==> flow/design.v <==
module abs_difference
#(parameter WIDTH = 8)
(ori, can, abs);
	input [WIDTH-1:0] ori, can;
	wire signed[WIDTH:0] neg1, neg2;
	output  [WIDTH-1:0] abs;
	assign neg1 = ori - can;
	assign neg2 = can - ori;
	assign abs = (neg1 < 0)? neg2[7:0] : neg1[7:0];
endmodule	
module SAD_4x8
#(parameter WIDTH = 8)
(
	input clk, rst, en,
	input [WIDTH-1:0]
		ori_0,
		ori_1,
		ori_2,
		ori_3,
		ori_4,
		ori_5,
		ori_6,
		ori_7,
		ori_8,
		ori_9,
		ori_10,
		ori_11,
		ori_12,
		ori_13,
		ori_14,
		ori_15,
		ori_16,
		ori_17,
		ori_18,
		ori_19,
		ori_20,
		ori_21,
		ori_22,
		ori_23,
		ori_24,
		ori_25,
		ori_26,
		ori_27,
		ori_28,
		ori_29,
		ori_30,
		ori_31,
		can_0,
		can_1,
		can_2,
		can_3,
		can_4,
		can_5,
		can_6,
		can_7,
		can_8,
		can_9,
		can_10,
		can_11,
		can_12,
		can_13,
		can_14,
		can_15,
		can_16,
		can_17,
		can_18,
		can_19,
		can_20,
		can_21,
		can_22,
		can_23,
		can_24,
		can_25,
		can_26,
		can_27,
		can_28,
		can_29,
		can_30,
		can_31,
	output [WIDTH+4:0] out_sad
 );
	reg [WIDTH-1:0] reg_ori_0,
					reg_ori_1,
					reg_ori_2,
					reg_ori_3,
					reg_ori_4,
					reg_ori_5,
					reg_ori_6,
					reg_ori_7,
					reg_ori_8,
					reg_ori_9,
					reg_ori_10,
					reg_ori_11,
					reg_ori_12,
					reg_ori_13,
					reg_ori_14,
					reg_ori_15,
					reg_ori_16,
					reg_ori_17,
					reg_ori_18,
					reg_ori_19,
					reg_ori_20,
					reg_ori_21,
					reg_ori_22,
					reg_ori_23,
					reg_ori_24,
					reg_ori_25,
					reg_ori_26,
					reg_ori_27,
					reg_ori_28,
					reg_ori_29,
					reg_ori_30,
					reg_ori_31,
					reg_can_0,
					reg_can_1,
					reg_can_2,
					reg_can_3,
					reg_can_4,
					reg_can_5,
					reg_can_6,
					reg_can_7,
					reg_can_8,
					reg_can_9,
					reg_can_10,
					reg_can_11,
					reg_can_12,
					reg_can_13,
					reg_can_14,
					reg_can_15,
					reg_can_16,
					reg_can_17,
					reg_can_18,
					reg_can_19,
					reg_can_20,
					reg_can_21,
					reg_can_22,
					reg_can_23,
					reg_can_24,
					reg_can_25,
					reg_can_26,
					reg_can_27,
					reg_can_28,
					reg_can_29,
					reg_can_30,
					reg_can_31;
	reg [WIDTH+1:0] reg_sum_0,
					reg_sum_1,
					reg_sum_2,
					reg_sum_3,
					reg_sum_4,
					reg_sum_5,
					reg_sum_6,
					reg_sum_7;
	reg [WIDTH+4:0] reg_total_sum;
	reg reg_en;
	wire [WIDTH+1:0] sum_0,
					 sum_1,
					 sum_2,
					 sum_3,
					 sum_4,
					 sum_5,
					 sum_6,
					 sum_7;
	wire [WIDTH-1:0] abs_diff_0,
					 abs_diff_1,
					 abs_diff_2,
					 abs_diff_3,
					 abs_diff_4,
					 abs_diff_5,
					 abs_diff_6,
					 abs_diff_7,
					 abs_diff_8,
					 abs_diff_9,
		 			 abs_diff_10,
		 			 abs_diff_11,
		 			 abs_diff_12,
		 			 abs_diff_13,
					 abs_diff_14,
					 abs_diff_15,
					 abs_diff_16,
					 abs_diff_17,
					 abs_diff_18,
					 abs_diff_19,
					 abs_diff_20,
					 abs_diff_21,
					 abs_diff_22,
					 abs_diff_23,
					 abs_diff_24,
					 abs_diff_25,
					 abs_diff_26,
					 abs_diff_27,
					 abs_diff_28,
					 abs_diff_29,
					 abs_diff_30,
					 abs_diff_31;
	always @(posedge clk)
	begin
		if(rst)
		begin
			reg_ori_0 <= 0;
			reg_ori_1 <= 0;
			reg_ori_2 <= 0;
			reg_ori_3 <= 0;
			reg_ori_4 <= 0;
			reg_ori_5 <= 0;
			reg_ori_6 <= 0;
			reg_ori_7 <= 0;
			reg_ori_8 <= 0;
			reg_ori_9 <= 0;
			reg_ori_10 <= 0;
			reg_ori_11 <= 0;
			reg_ori_12 <= 0;
			reg_ori_13 <= 0;
			reg_ori_14 <= 0;
			reg_ori_15 <= 0;
			reg_ori_16 <= 0;
			reg_ori_17 <= 0;
			reg_ori_18 <= 0;
			reg_ori_19 <= 0;
			reg_ori_20 <= 0;
			reg_ori_21 <= 0;
			reg_ori_22 <= 0;
			reg_ori_23 <= 0;
			reg_ori_24 <= 0;
			reg_ori_25 <= 0;
			reg_ori_26 <= 0;
			reg_ori_27 <= 0;
			reg_ori_28 <= 0;
			reg_ori_29 <= 0;
			reg_ori_30 <= 0;
			reg_ori_31 <= 0;
			reg_can_0 <= 0;
			reg_can_1 <= 0;
			reg_can_2 <= 0;
			reg_can_3 <= 0;
			reg_can_4 <= 0;
			reg_can_5 <= 0;
			reg_can_6 <= 0;
			reg_can_7 <= 0;
			reg_can_8 <= 0;
			reg_can_9 <= 0;
			reg_can_10 <= 0;
			reg_can_11 <= 0;
			reg_can_12 <= 0;
			reg_can_13 <= 0;
			reg_can_14 <= 0;
			reg_can_15 <= 0;
			reg_can_16 <= 0;
			reg_can_17 <= 0;
			reg_can_18 <= 0;
			reg_can_19 <= 0;
			reg_can_20 <= 0;
			reg_can_21 <= 0;
			reg_can_22 <= 0;
			reg_can_23 <= 0;
			reg_can_24 <= 0;
			reg_can_25 <= 0;
			reg_can_26 <= 0;
			reg_can_27 <= 0;
			reg_can_28 <= 0;
			reg_can_29 <= 0;
			reg_can_30 <= 0;
			reg_can_31 <= 0;
			reg_en <= 0;			
		end
		else
		begin
			if(en)
			begin
				reg_ori_0 <= ori_0;
				reg_ori_1 <= ori_1;
				reg_ori_2 <= ori_2;
				reg_ori_3 <= ori_3;
				reg_ori_4 <= ori_4;
				reg_ori_5 <= ori_5;
				reg_ori_6 <= ori_6;
				reg_ori_7 <= ori_7;
				reg_ori_8 <= ori_8;
				reg_ori_9 <= ori_9;
				reg_ori_10 <= ori_10;
				reg_ori_11 <= ori_11;
				reg_ori_12 <= ori_12;
				reg_ori_13 <= ori_13;
				reg_ori_14 <= ori_14;
				reg_ori_15 <= ori_15;
				reg_ori_16 <= ori_16;
				reg_ori_17 <= ori_17;
				reg_ori_18 <= ori_18;
				reg_ori_19 <= ori_19;
				reg_ori_20 <= ori_20;
				reg_ori_21 <= ori_21;
				reg_ori_22 <= ori_22;
				reg_ori_23 <= ori_23;
				reg_ori_24 <= ori_24;
				reg_ori_25 <= ori_25;
				reg_ori_26 <= ori_26;
				reg_ori_27 <= ori_27;
				reg_ori_28 <= ori_28;
				reg_ori_29 <= ori_29;
				reg_ori_30 <= ori_30;
				reg_ori_31 <= ori_31;
				reg_can_0 <= can_0;
				reg_can_1 <= can_1;
				reg_can_2 <= can_2;
				reg_can_3 <= can_3;
				reg_can_4 <= can_4;
				reg_can_5 <= can_5;
				reg_can_6 <= can_6;
				reg_can_7 <= can_7;
				reg_can_8 <= can_8;
				reg_can_9 <= can_9;
				reg_can_10 <= can_10;
				reg_can_11 <= can_11;
				reg_can_12 <= can_12;
				reg_can_13 <= can_13;
				reg_can_14 <= can_14;
				reg_can_15 <= can_15;
				reg_can_16 <= can_16;
				reg_can_17 <= can_17;
				reg_can_18 <= can_18;
				reg_can_19 <= can_19;
				reg_can_20 <= can_20;
				reg_can_21 <= can_21;
				reg_can_22 <= can_22;
				reg_can_23 <= can_23;
				reg_can_24 <= can_24;
				reg_can_25 <= can_25;
				reg_can_26 <= can_26;
				reg_can_27 <= can_27;
				reg_can_28 <= can_28;
				reg_can_29 <= can_29;
				reg_can_30 <= can_30;
				reg_can_31 <= can_31;
			end
			reg_en <= en;
		end
	end
	abs_difference #(WIDTH) b_abs_diff_0 (reg_ori_0, reg_can_0, abs_diff_0);
	abs_difference #(WIDTH) b_abs_diff_1 (reg_ori_1, reg_can_1, abs_diff_1);
	abs_difference #(WIDTH) b_abs_diff_2 (reg_ori_2, reg_can_2, abs_diff_2);
	abs_difference #(WIDTH) b_abs_diff_3 (reg_ori_3, reg_can_3, abs_diff_3);
	abs_difference #(WIDTH) b_abs_diff_4 (reg_ori_4, reg_can_4, abs_diff_4);
	abs_difference #(WIDTH) b_abs_diff_5 (reg_ori_5, reg_can_5, abs_diff_5);
	abs_difference #(WIDTH) b_abs_diff_6 (reg_ori_6, reg_can_6, abs_diff_6);
	abs_difference #(WIDTH) b_abs_diff_7 (reg_ori_7, reg_can_7, abs_diff_7);
	abs_difference #(WIDTH) b_abs_diff_8 (reg_ori_8, reg_can_8, abs_diff_8);
	abs_difference #(WIDTH) b_abs_diff_9 (reg_ori_9, reg_can_9, abs_diff_9);
	abs_difference #(WIDTH) b_abs_diff_10 (reg_ori_10, reg_can_10, abs_diff_10);
	abs_difference #(WIDTH) b_abs_diff_11 (reg_ori_11, reg_can_11, abs_diff_11);
	abs_difference #(WIDTH) b_abs_diff_12 (reg_ori_12, reg_can_12, abs_diff_12);
	abs_difference #(WIDTH) b_abs_diff_13 (reg_ori_13, reg_can_13, abs_diff_13);
	abs_difference #(WIDTH) b_abs_diff_14 (reg_ori_14, reg_can_14, abs_diff_14);
	abs_difference #(WIDTH) b_abs_diff_15 (reg_ori_15, reg_can_15, abs_diff_15);
	abs_difference #(WIDTH) b_abs_diff_16 (reg_ori_16, reg_can_16, abs_diff_16);
	abs_difference #(WIDTH) b_abs_diff_17 (reg_ori_17, reg_can_17, abs_diff_17);
	abs_difference #(WIDTH) b_abs_diff_18 (reg_ori_18, reg_can_18, abs_diff_18);
	abs_difference #(WIDTH) b_abs_diff_19 (reg_ori_19, reg_can_19, abs_diff_19);
	abs_difference #(WIDTH) b_abs_diff_20 (reg_ori_20, reg_can_20, abs_diff_20);
	abs_difference #(WIDTH) b_abs_diff_21 (reg_ori_21, reg_can_21, abs_diff_21);
	abs_difference #(WIDTH) b_abs_diff_22 (reg_ori_22, reg_can_22, abs_diff_22);
	abs_difference #(WIDTH) b_abs_diff_23 (reg_ori_23, reg_can_23, abs_diff_23);
	abs_difference #(WIDTH) b_abs_diff_24 (reg_ori_24, reg_can_24, abs_diff_24);
	abs_difference #(WIDTH) b_abs_diff_25 (reg_ori_25, reg_can_25, abs_diff_25);
	abs_difference #(WIDTH) b_abs_diff_26 (reg_ori_26, reg_can_26, abs_diff_26);
	abs_difference #(WIDTH) b_abs_diff_27 (reg_ori_27, reg_can_27, abs_diff_27);
	abs_difference #(WIDTH) b_abs_diff_28 (reg_ori_28, reg_can_28, abs_diff_28);
	abs_difference #(WIDTH) b_abs_diff_29 (reg_ori_29, reg_can_29, abs_diff_29);
	abs_difference #(WIDTH) b_abs_diff_30 (reg_ori_30, reg_can_30, abs_diff_30);
	abs_difference #(WIDTH) b_abs_diff_31 (reg_ori_31, reg_can_31, abs_diff_31);
	assign sum_0 = abs_diff_0 +
				   abs_diff_1 +
				   abs_diff_2 +
				   abs_diff_3;
	assign sum_1 = abs_diff_4 +
				   abs_diff_5 +
				   abs_diff_6 +
				   abs_diff_7;
	assign sum_2 = abs_diff_8 +
				   abs_diff_9 +
				   abs_diff_10 +
				   abs_diff_11;
    assign sum_3 = abs_diff_12 +
				   abs_diff_13 +
				   abs_diff_14 +
				   abs_diff_15;
	assign sum_4 = abs_diff_16 +
				   abs_diff_17 +
				   abs_diff_18 +
				   abs_diff_19;
	assign sum_5 = abs_diff_20 +
				   abs_diff_21 +
				   abs_diff_22 +
				   abs_diff_23;
	assign sum_6 = abs_diff_24 +
				   abs_diff_25 +
				   abs_diff_26 +
				   abs_diff_27;
	assign sum_7 = abs_diff_28 +
				   abs_diff_29 +
				   abs_diff_30 +
				   abs_diff_31;
	always @(posedge clk)
	begin
		if(rst)
		begin
			reg_sum_0 <= 0;
			reg_sum_1 <= 0;
			reg_sum_2 <= 0;
			reg_sum_3 <= 0;
			reg_sum_4 <= 0;
			reg_sum_5 <= 0;
			reg_sum_6 <= 0;
			reg_sum_7 <= 0;
		end
		else
		begin
			reg_sum_0 <= sum_0;
			reg_sum_1 <= sum_1;
			reg_sum_2 <= sum_2;
			reg_sum_3 <= sum_3;
			reg_sum_4 <= sum_4;
			reg_sum_5 <= sum_5;
			reg_sum_6 <= sum_6;
			reg_sum_7 <= sum_7;
		end
	end
	always @(posedge clk)
	begin
		if(rst)
		begin
			reg_total_sum <= 0;
		end
		else
		begin
			if(reg_en)
				reg_total_sum <= reg_sum_0 +
								 reg_sum_1 +
								 reg_sum_2 +
								 reg_sum_3 +
								 reg_sum_4 +
								 reg_sum_5 +
								 reg_sum_6 +
								 reg_sum_7;
		end
	end
	assign out_sad = reg_total_sum;
endmodule
module control
(
	input  clk, rst, init, finish, ack,
 	output en, done, rst_sad
);
	reg [3:0] state;
	reg reg_en, reg_done, reg_rst_sad;
	parameter INIT = 0, CALC = 1, WAIT = 2, DONE = 3;
	always @(state)
	begin
		case(state)
			INIT:
			begin
				reg_rst_sad = 1;
				reg_done = 0;
				reg_en = 0;
			end
			CALC:
			begin
				reg_rst_sad = 0;
				reg_done = 0;
				reg_en = 1;
			end
			WAIT:
			begin
				reg_rst_sad = 0;
				reg_done = 0;
				reg_en = 1;
			end
			DONE:
			begin
				reg_rst_sad = 0;
				reg_done = 1;
				reg_en = 0;
			end
			default:
			begin
				reg_rst_sad = 1;
				reg_done = 0;
				reg_en = 0;
			end
		endcase
	end
	always @(posedge clk or posedge rst)
	begin
		if(rst)
			state <= INIT;
		else
		begin
			case(state)
				INIT:
				begin
					if(init)
						state <= CALC;
					else
						state <= INIT;
				end
				CALC:
				begin
					if(init)
						state <= CALC;
					else
						state <= WAIT;
				end
				WAIT:
				begin
					if(finish)
						state <= DONE;
					else
						state <= WAIT;
				end
				DONE:
				begin
					if(ack)
						state <= INIT;
					else
						state <= DONE;
				end
			endcase
		end
	end
	assign rst_sad = reg_rst_sad;
	assign en = reg_en;
	assign done = reg_done;
endmodule
module top_level
#(parameter WIDTH = 8)
(
	input clk, rst, init, finish, ack,
	input [WIDTH-1:0]
		ori_0,
		ori_1,
		ori_2,
		ori_3,
		ori_4,
		ori_5,
		ori_6,
		ori_7,
		ori_8,
		ori_9,
		ori_10,
		ori_11,
		ori_12,
		ori_13,
		ori_14,
		ori_15,
		ori_16,
		ori_17,
		ori_18,
		ori_19,
		ori_20,
		ori_21,
		ori_22,
		ori_23,
		ori_24,
		ori_25,
		ori_26,
		ori_27,
		ori_28,
		ori_29,
		ori_30,
		ori_31,
		can_0,
		can_1,
		can_2,
		can_3,
		can_4,
		can_5,
		can_6,
		can_7,
		can_8,
		can_9,
		can_10,
		can_11,
		can_12,
		can_13,
		can_14,
		can_15,
		can_16,
		can_17,
		can_18,
		can_19,
		can_20,
		can_21,
		can_22,
		can_23,
		can_24,
		can_25,
		can_26,
		can_27,
		can_28,
		can_29,
		can_30,
		can_31,
	output done,
	output [WIDTH+4:0] out_sad
	);
	reg [WIDTH-1:0] reg_ori_0,
					reg_ori_1,
					reg_ori_2,
					reg_ori_3,
					reg_ori_4,
					reg_ori_5,
					reg_ori_6,
					reg_ori_7,
					reg_ori_8,
					reg_ori_9,
					reg_ori_10,
					reg_ori_11,
					reg_ori_12,
					reg_ori_13,
					reg_ori_14,
					reg_ori_15,
					reg_ori_16,
					reg_ori_17,
					reg_ori_18,
					reg_ori_19,
					reg_ori_20,
					reg_ori_21,
					reg_ori_22,
					reg_ori_23,
					reg_ori_24,
					reg_ori_25,
					reg_ori_26,
					reg_ori_27,
					reg_ori_28,
					reg_ori_29,
					reg_ori_30,
					reg_ori_31,
					reg_can_0,
					reg_can_1,
					reg_can_2,
					reg_can_3,
					reg_can_4,
					reg_can_5,
					reg_can_6,
					reg_can_7,
					reg_can_8,
					reg_can_9,
					reg_can_10,
					reg_can_11,
					reg_can_12,
					reg_can_13,
					reg_can_14,
					reg_can_15,
					reg_can_16,
					reg_can_17,
					reg_can_18,
					reg_can_19,
					reg_can_20,
					reg_can_21,
					reg_can_22,
					reg_can_23,
					reg_can_24,
					reg_can_25,
					reg_can_26,
					reg_can_27,
					reg_can_28,
					reg_can_29,
					reg_can_30,
					reg_can_31;
	wire rst_regs, en;
	control b_control(
		.clk(clk),
		.rst(rst),
		.init(init),
		.finish(finish),
		.ack(ack),
		.en(en),
		.done(done),
		.rst_sad(rst_regs)
		);
	SAD_4x8 b_SAD_4x8(
		.clk(clk),
		.rst(rst_regs),
		.en(en),
		.ori_0(ori_0),
		.ori_1(ori_1),
		.ori_2(ori_2),
		.ori_3(ori_3),
		.ori_4(ori_4),
		.ori_5(ori_5),
		.ori_6(ori_6),
		.ori_7(ori_7),
		.ori_8(ori_8),
		.ori_9(ori_9),
		.ori_10(ori_10),
		.ori_11(ori_11),
		.ori_12(ori_12),
		.ori_13(ori_13),
		.ori_14(ori_14),
		.ori_15(ori_15),
		.ori_16(ori_16),
		.ori_17(ori_17),
		.ori_18(ori_18),
		.ori_19(ori_19),
		.ori_20(ori_20),
		.ori_21(ori_21),
		.ori_22(ori_22),
		.ori_23(ori_23),
		.ori_24(ori_24),
		.ori_25(ori_25),
		.ori_26(ori_26),
		.ori_27(ori_27),
		.ori_28(ori_28),
		.ori_29(ori_29),
		.ori_30(ori_30),
		.ori_31(ori_31),
		.can_0(can_0),
		.can_1(can_1),
		.can_2(can_2),
		.can_3(can_3),
		.can_4(can_4),
		.can_5(can_5),
		.can_6(can_6),
		.can_7(can_7),
		.can_8(can_8),
		.can_9(can_9),
		.can_10(can_10),
		.can_11(can_11),
		.can_12(can_12),
		.can_13(can_13),
		.can_14(can_14),
		.can_15(can_15),
		.can_16(can_16),
		.can_17(can_17),
		.can_18(can_18),
		.can_19(can_19),
		.can_20(can_20),
		.can_21(can_21),
		.can_22(can_22),
		.can_23(can_23),
		.can_24(can_24),
		.can_25(can_25),
		.can_26(can_26),
		.can_27(can_27),
		.can_28(can_28),
		.can_29(can_29),
		.can_30(can_30),
		.can_31(can_31),
		.out_sad(out_sad)
		);
endmodule
; ---- Step by step through the tools: top_level
; Each step is given for the RTL above and for the edited RTL.
; "before" refers to lines of the RTL above, "after" to lines of the edited file.
; "change" is "after" less "before", of the values as shown; "change_rel_pct" is that difference over "before", in percent.
; Operators carry their Yosys type and port widths (W data, S select, Z words).
; Library cell names are shortened.
; A cell with - has no value.
[setup]
top_module = top_level
clock = clk
cell_library = sky130hd
pvt_corner = tt_025C_1v80

; ---- Edit of the RTL
; The edit as a unified diff against the file above.
; The edit is scripted: it alters the design's behaviour and was not made to optimise anything.
; begin of diff
@@ -411,5 +411,4 @@
 			reg_sum_5 <= 0;
 			reg_sum_6 <= 0;
-			reg_sum_7 <= 0;
 		end
 		else
@@ -422,7 +421,7 @@
 			reg_sum_5 <= sum_5;
 			reg_sum_6 <= sum_6;
-			reg_sum_7 <= sum_7;
 		end
 	end
+	always @(*) reg_sum_7 = sum_7;
 	always @(posedge clk)
 	begin
; end of diff

; ---- After elaboration
; Counts by Yosys on the flattened word-level netlist (proc, flatten, opt, wreduce; memories kept). Register bits leave out memories and registers merged into their read ports (data or address). Print and check cells are left out. Cells with the same type and inputs are merged into one.
[word_totals]
columns = element, before, after, change, change_rel_pct
row1 = out_inout_bits, 14, 14, 0, 0.00
row2 = register_bits, 610, 600, -10, -1.64
row3 = inputBits, 517, 517, 0, 0.00
row4 = wordCells, 248, 247, -1, -0.40
[classes]
columns = element, before, after, change, change_rel_pct
row1 = cmp, 32, 32, 0, 0.00
row2 = muxes, 39, 39, 0, 0.00
row3 = addsub, 95, 95, 0, 0.00
row4 = n_reduce_logical, 4, 4, 0, 0.00
row5 = equal, 3, 3, 0, 0.00
[ops]
columns = cell, before, after, change, change_rel_pct
row1 = $lt A9 B1 Y1 const B, 32, 32, 0, 0.00
row2 = $mux W8, 32, 32, 0, 0.00
row3 = $sub A8 B8 Y8, 32, 32, 0, 0.00
row4 = $sub A8 B8 Y9, 32, 32, 0, 0.00
row5 = $add A10 B8 Y10, 16, 16, 0, 0.00
row6 = $add A8 B8 Y9, 8, 8, 0, 0.00
row7 = $add A13 B10 Y13, 6, 6, 0, 0.00
row8 = $mux W1, 4, 4, 0, 0.00
row9 = $eq A4 B2 Y1 const B, 2, 2, 0, 0.00
row10 = $mux W2, 2, 2, 0, 0.00
row11 = $add A10 B10 Y11, 1, 1, 0, 0.00
row12 = $eq A4 B1 Y1 const B, 1, 1, 0, 0.00
row13 = $logic_not A4 Y1, 1, 1, 0, 0.00
row14 = $pmux W4 S4, 1, 1, 0, 0.00
row15 = $reduce_bool A4 Y1, 1, 1, 0, 0.00
row16 = $reduce_or A2 Y1, 1, 1, 0, 0.00
row17 = $reduce_or A3 Y1, 1, 1, 0, 0.00

; ---- Longest topological paths
; Depth = most cells in a row (Yosys ltp): at word level without a register or memory, in the mapped netlist without a sequential cell, where the memories' decode and read muxes count.
[depth]
columns = element, before, after, change, change_rel_pct
row1 = ltp_word, 7, 7, 0, 0.00
row2 = abc_area, 0, 0, -, -
row3 = depth_mapped, 24, 37, 13, 54.17
row4 = depth_no_buf, 24, 37, 13, 54.17

; ---- Synthesis result
; Source: synth_stat.txt of the flow (Yosys; design flattened, memories mapped). It holds for the ABC_AREA given above (unset counts as 0); a run with the other value may have another netlist.
[by_type]
columns = cell, before, after, change, change_rel_pct
row1 = inv_1, 885, 814, -71, -8.02
row2 = clkbuf_1, 272, 240, -32, -11.76
row3 = nor2_1, 230, 205, -25, -10.87
row4 = a21boi_0, 10, 35, 25, 250.00
row5 = nand3_1, 124, 102, -22, -17.74
row6 = a21boi_1, 26, 4, -22, -84.62
row7 = nand2_1, 692, 711, 19, 2.75
row8 = o21ai_0, 141, 160, 19, 13.48
row9 = and4_1, 35, 16, -19, -54.29
row10 = nor2b_1, 54, 72, 18, 33.33
row11 = o21bai_1, 68, 51, -17, -25.00
row12 = xor2_1, 121, 105, -16, -13.22
row13 = xnor2_1, 117, 133, 16, 13.68
row14 = a221oi_1, 24, 8, -16, -66.67
row15 = nand4_1, 93, 79, -14, -15.05
row16 = mux2_2, 41, 55, 14, 34.15
row17 = nor3_1, 66, 53, -13, -19.70
row18 = o211ai_1, 40, 27, -13, -32.50
; The list need not be complete.
[synth_totals]
columns = element, before, after, change, change_rel_pct
row1 = buf_cells, 308, 290, -18, -5.84
row2 = yosys_area_um2, 50689.9, 49675.1, -1014.8, -2.00
row3 = ff_cells, 610, 600, -10, -1.64
row4 = seqArea_um2, 12233.0, 12032.8, -200.2, -1.64
row5 = stdcells, 6118, 5952, -166, -2.71
; The figures by module come from a second, unflattened synthesis with its own total; it is not the netlist above.
[unflattened]
columns = element, before, after, change, change_rel_pct
row1 = cells_unflattened, 5254, 5239, -15, -0.29
row2 = hier_area_um2, 48272.5, 48151.2, -121.3, -0.25
; Rows give one instance, submodules left out.
[by_module_before]
columns = mod, area_um2, cells, seq_area_um2, instances
row1 = SAD_4x8, 27126.0, 2517, 12131.6, 1
row2 = abs_difference (WIDTH=8), 655.6, 85, 0.0, 32
row3 = control, 166.4, 17, 101.3, 1
row4 = top_level, 0.0, 0, 0.0, 1
[by_module_after]
columns = mod, area_um2, cells, seq_area_um2, instances
row1 = SAD_4x8, 27004.6, 2502, 11931.4, 1
row2 = abs_difference (WIDTH=8), 655.6, 85, 0.0, 32
row3 = control, 166.4, 17, 101.3, 1
row4 = top_level, 0.0, 0, 0.0, 1

; ---- Path before layout
; Path of least setup slack by OpenSTA after synthesis, without wires, with an ideal clock, recovery checks aside; 20% of the period is set as input and as output delay. Where synthesis merged equal registers, the netlist keeps one of their names.
[synth_timing]
columns = element, before, after, change, change_rel_pct
row1 = path_type, reg2reg, reg2reg, -, -
row2 = start, reg b_SAD_4x8.reg_sum_1[0], reg b_SAD_4x8.reg_ori_29[0], -, -
row3 = end, reg b_SAD_4x8.reg_total_sum[12], reg b_SAD_4x8.reg_total_sum[11], -, -
row4 = slack_ns, 0.367, -2.085, -2.452, -
row5 = stages, 22, 32, 10, 45.45
row6 = required_ns, 5.722, 5.661, -0.061, -1.07
row7 = path_buffers, 0, 0, 0, -
row8 = clock_period_ns, 5.8, 5.8, 0.0, 0.00
row9 = setup_ns, 0.078, 0.139, 0.061, -
row10 = delay_ns, 5.433, 7.885, 2.452, 45.13
row11 = arrival_ns, 5.355, 7.746, 2.391, 44.65
row12 = launch_ns, 0.000, 0.000, 0.000, -
row13 = period_less_setup_slack_ns, 5.433, 7.885, 2.452, 45.13
; "delay_ns" = arrival - input delay + setup time.
; "stages": output pins that drive a net of the path, with the launching flip-flop's if there is one; two outputs of one cell count as two.
; "period_less_setup_slack_ns" is the clock period less the worst setup slack; recovery checks do not enter. This is arithmetic on one report: input and output delays are still those of the set period (20% each).
; Between the ends stands the longest chain of elaborated cells between them, by number of cells; it is not shown to be the way that was timed. Of several equally long chains one is given.
; Each line given opens the expression or statement behind the cell; cells for indexed reads and writes are added by Yosys, which also makes memories of some case tables.
[synth_between_before]
cell_sequence = dfxtp_1 ha_1 fa_1 a21o_1 a21oi_1 nor2b_1 o21a_1 o41ai_1 xnor2_1 fa_1 inv_1 fa_1 fa_1 fa_1 inv_1 ha_1 a21o_1 a21o_1 a221oi_1 o21ai_0 and3_1 nor3_1
elab_chain_cells = 7
cone_cells = 7
lines_between = 1
classes_between = add/sub (7)
[synth_lines_before]
columns = element, line_no
row1 = from (decl), 147  ; reg_sum_1,
row2 = from (assign), 407  ; reg_sum_1 <= 0;
row3 = from (assign), 418  ; reg_sum_1 <= sum_1;
row4 = $add A10 B10 Y11, 436  ; reg_total_sum <= reg_sum_0 +
row5 = $add A13 B10 Y13 x6, 436
row6 = to (assign), 431  ; reg_total_sum <= 0;
row7 = to (assign), 436
row8 = to (decl), 154  ; reg [WIDTH+4:0] reg_total_sum;
[synth_between_after]
cell_sequence = dfxtp_1 inv_1 ha_1 inv_1 fa_1 nand3_1 a21oi_1 nor3_2 mux2_2 ha_1 a21o_1 a21oi_1 nand2b_1 a21oi_1 o41ai_1 xor2_1 fa_1 inv_1 ha_1 o41ai_1 xor2_1 fa_1 fa_1 fa_1 fa_1 inv_1 ha_1 a21oi_1 nand2_1 o31ai_1 xor2_1 a21oi_1
elab_chain_cells = 7
cone_cells = 8
lines_between = 5
classes_between = add/sub (6); compare (1); mux (1)
[synth_lines_after]
columns = element, line_no
row1 = from (decl), 111  ; reg_ori_29,
row2 = from (assign), 229  ; reg_ori_29 <= 0;
row3 = from (assign), 299  ; reg_ori_29 <= ori_29;
row4 = $sub A8 B8 Y9, 7  ; assign neg1 = ori - can;
row5 = $lt A9 B1 Y1, 9  ; assign abs = (neg1 < 0)? neg2[7:0] : neg1[7:0];
row6 = $mux W8, 9
row7 = $add A8 B8 Y9, 398  ; assign sum_7 = abs_diff_28 +
row8 = $add A10 B8 Y10 x2, 398
row9 = $add A13 B10 Y13, 435  ; reg_total_sum <= reg_sum_0 +
row10 = to (assign), 430  ; reg_total_sum <= 0;
row11 = to (assign), 435
row12 = to (decl), 154  ; reg [WIDTH+4:0] reg_total_sum;

; ---- Timing after layout
; Path of least setup slack in the final report of the runs of pair A (OpenROAD, finished layout, wires in). Where an end is a register, its clock arrival counts in the times.
[layout_timing]
columns = element, before, after, change, change_rel_pct
row1 = path_type, reg2reg, reg2reg, -, -
row2 = start, reg b_SAD_4x8.reg_sum_1[1], reg b_SAD_4x8.reg_ori_28[0], -, -
row3 = end, reg b_SAD_4x8.reg_total_sum[12], reg b_SAD_4x8.reg_total_sum[11], -, -
row4 = launch_ns, 0.65, 0.65, 0.00, 0.00
row5 = slack_ns, 0.26, -1.84, -2.10, -
row6 = setup_ns, 0.07, 0.15, 0.08, -
row7 = path_buffers, 0, 2, 2, -
row8 = clock_period_ns, 5.8, 5.8, 0.0, 0.00
row9 = required_ns, 6.38, 6.31, -0.07, -1.10
row10 = stages, 21, 34, 13, 61.90
row11 = arrival_ns, 6.12, 8.16, 2.04, 33.33
; Between the ends stands the longest chain of elaborated cells between them, by number of cells; it is not shown to be the way that was timed. Of several equally long chains one is given.
[layout_between_before]
cell_sequence = dfxtp_1 ha_1 a21o_1 a21oi_2 o21ai_1 or4_1 a2111o_1 o211ai_1 fa_1 inv_1 fa_1 fa_1 fa_1 inv_1 ha_1 a21o_1 a21o_1 a221oi_2 o21ai_1 and3_1 nor3_1
elab_chain_cells = 7
cone_cells = 7
lines_between = 1
classes_between = add/sub (7)
[layout_lines_before]
columns = element, line_no
row1 = from (decl), 147  ; reg_sum_1,
row2 = from (assign), 407  ; reg_sum_1 <= 0;
row3 = from (assign), 418  ; reg_sum_1 <= sum_1;
row4 = $add A10 B10 Y11, 436  ; reg_total_sum <= reg_sum_0 +
row5 = $add A13 B10 Y13 x6, 436
row6 = to (assign), 431  ; reg_total_sum <= 0;
row7 = to (assign), 436
row8 = to (decl), 154  ; reg [WIDTH+4:0] reg_total_sum;
[layout_between_after]
cell_sequence = dfxtp_2 inv_2 ha_4 inv_2 fa_2 nand3_2 nand2_2 a221oi_4 buf_12 buf_6 mux2_4 and2_4 a2111oi_4 ha_4 nor3_4 nor2_2 o41ai_4 xor2_2 fa_1 inv_2 ha_4 o41ai_4 xor2_1 fa_2 fa_1 fa_2 fa_1 inv_2 ha_4 a21oi_4 nand2_1 o31ai_2 xor2_1 a21oi_1
elab_chain_cells = 7
cone_cells = 8
lines_between = 5
classes_between = add/sub (6); compare (1); mux (1)
[layout_lines_after]
columns = element, line_no
row1 = from (decl), 110  ; reg_ori_28,
row2 = from (assign), 228  ; reg_ori_28 <= 0;
row3 = from (assign), 298  ; reg_ori_28 <= ori_28;
row4 = $sub A8 B8 Y9, 7  ; assign neg1 = ori - can;
row5 = $lt A9 B1 Y1, 9  ; assign abs = (neg1 < 0)? neg2[7:0] : neg1[7:0];
row6 = $mux W8, 9
row7 = $add A8 B8 Y9, 398  ; assign sum_7 = abs_diff_28 +
row8 = $add A10 B8 Y10 x2, 398
row9 = $add A13 B10 Y13, 435  ; reg_total_sum <= reg_sum_0 +
row10 = to (assign), 430  ; reg_total_sum <= 0;
row11 = to (assign), 435
row12 = to (decl), 154  ; reg [WIDTH+4:0] reg_total_sum;

; ---- Measured runs
; Both versions went through the flow (Yosys, OpenROAD) with the same settings in each pair. Constraints: input delay and output delay 20% of the set period each, output load 0.01 pF.
[settings_pair_A]
CORE_UTILIZATION = 40
period_ns = 5.8
CAP_MARGIN = 20
CORE_MARGIN = 2
SLEW_MARGIN = 20
[results_pair_A]
columns = element, before, after, change, change_rel_pct
row1 = synthesis_area_um2, 50689.9, 49675.1, -1014.8, -2.00
row2 = fin_ws_ns, 0.264, -1.842, -2.106, -
row3 = setupTns_ns, 0.000, -15.202, -15.202, -
row4 = finalUtil_pct, 47.6, 49.8, 2.2, -
row5 = design.die.area_um2, 129589.0, 127021.0, -2568.0, -1.98
row6 = post_route_stdcell_area_um2, 59903.7, 61431.4, 1527.7, 2.55
row7 = timing.achieved_period_ns, 5.536, 7.642, 2.106, 38.04
[settings_pair_B]
ABC_AREA = 1
CAP_MARGIN = 5
CORE_ASPECT_RATIO = 0.93
CORE_UTILIZATION = 72
CTS_CLUSTER_SIZE = 58
GPL_ROUTABILITY_DRIVEN = 0
MAX_ROUTING_LAYER = met4
TNS_END_PERCENT = 95
period_ns = 5.69
CORE_MARGIN = 2
SLEW_MARGIN = 20
[results_pair_B]
columns = element, before, after, change, change_rel_pct
row1 = synthesis_area_um2, 54741.3, 54494.8, -246.5, -0.45
row2 = fin_ws_ns, 0.757, -1.405, -2.162, -
row3 = setupTns_ns, 0.000, -11.946, -11.946, -
row4 = finalUtil_pct, 83.2, 85.9, 2.7, -
row5 = design.die.area_um2, 78253.7, 77906.0, -347.7, -0.44
row6 = post_route_stdcell_area_um2, 62632.6, 64555.7, 1923.1, 3.07
row7 = timing.achieved_period_ns, 4.933, 7.095, 2.162, 43.83
; "timing.achieved_period_ns": clock period set for the run, less the worst setup slack. It is reckoned from that one timing run; input and output delays stay at 20% of the period that was set.
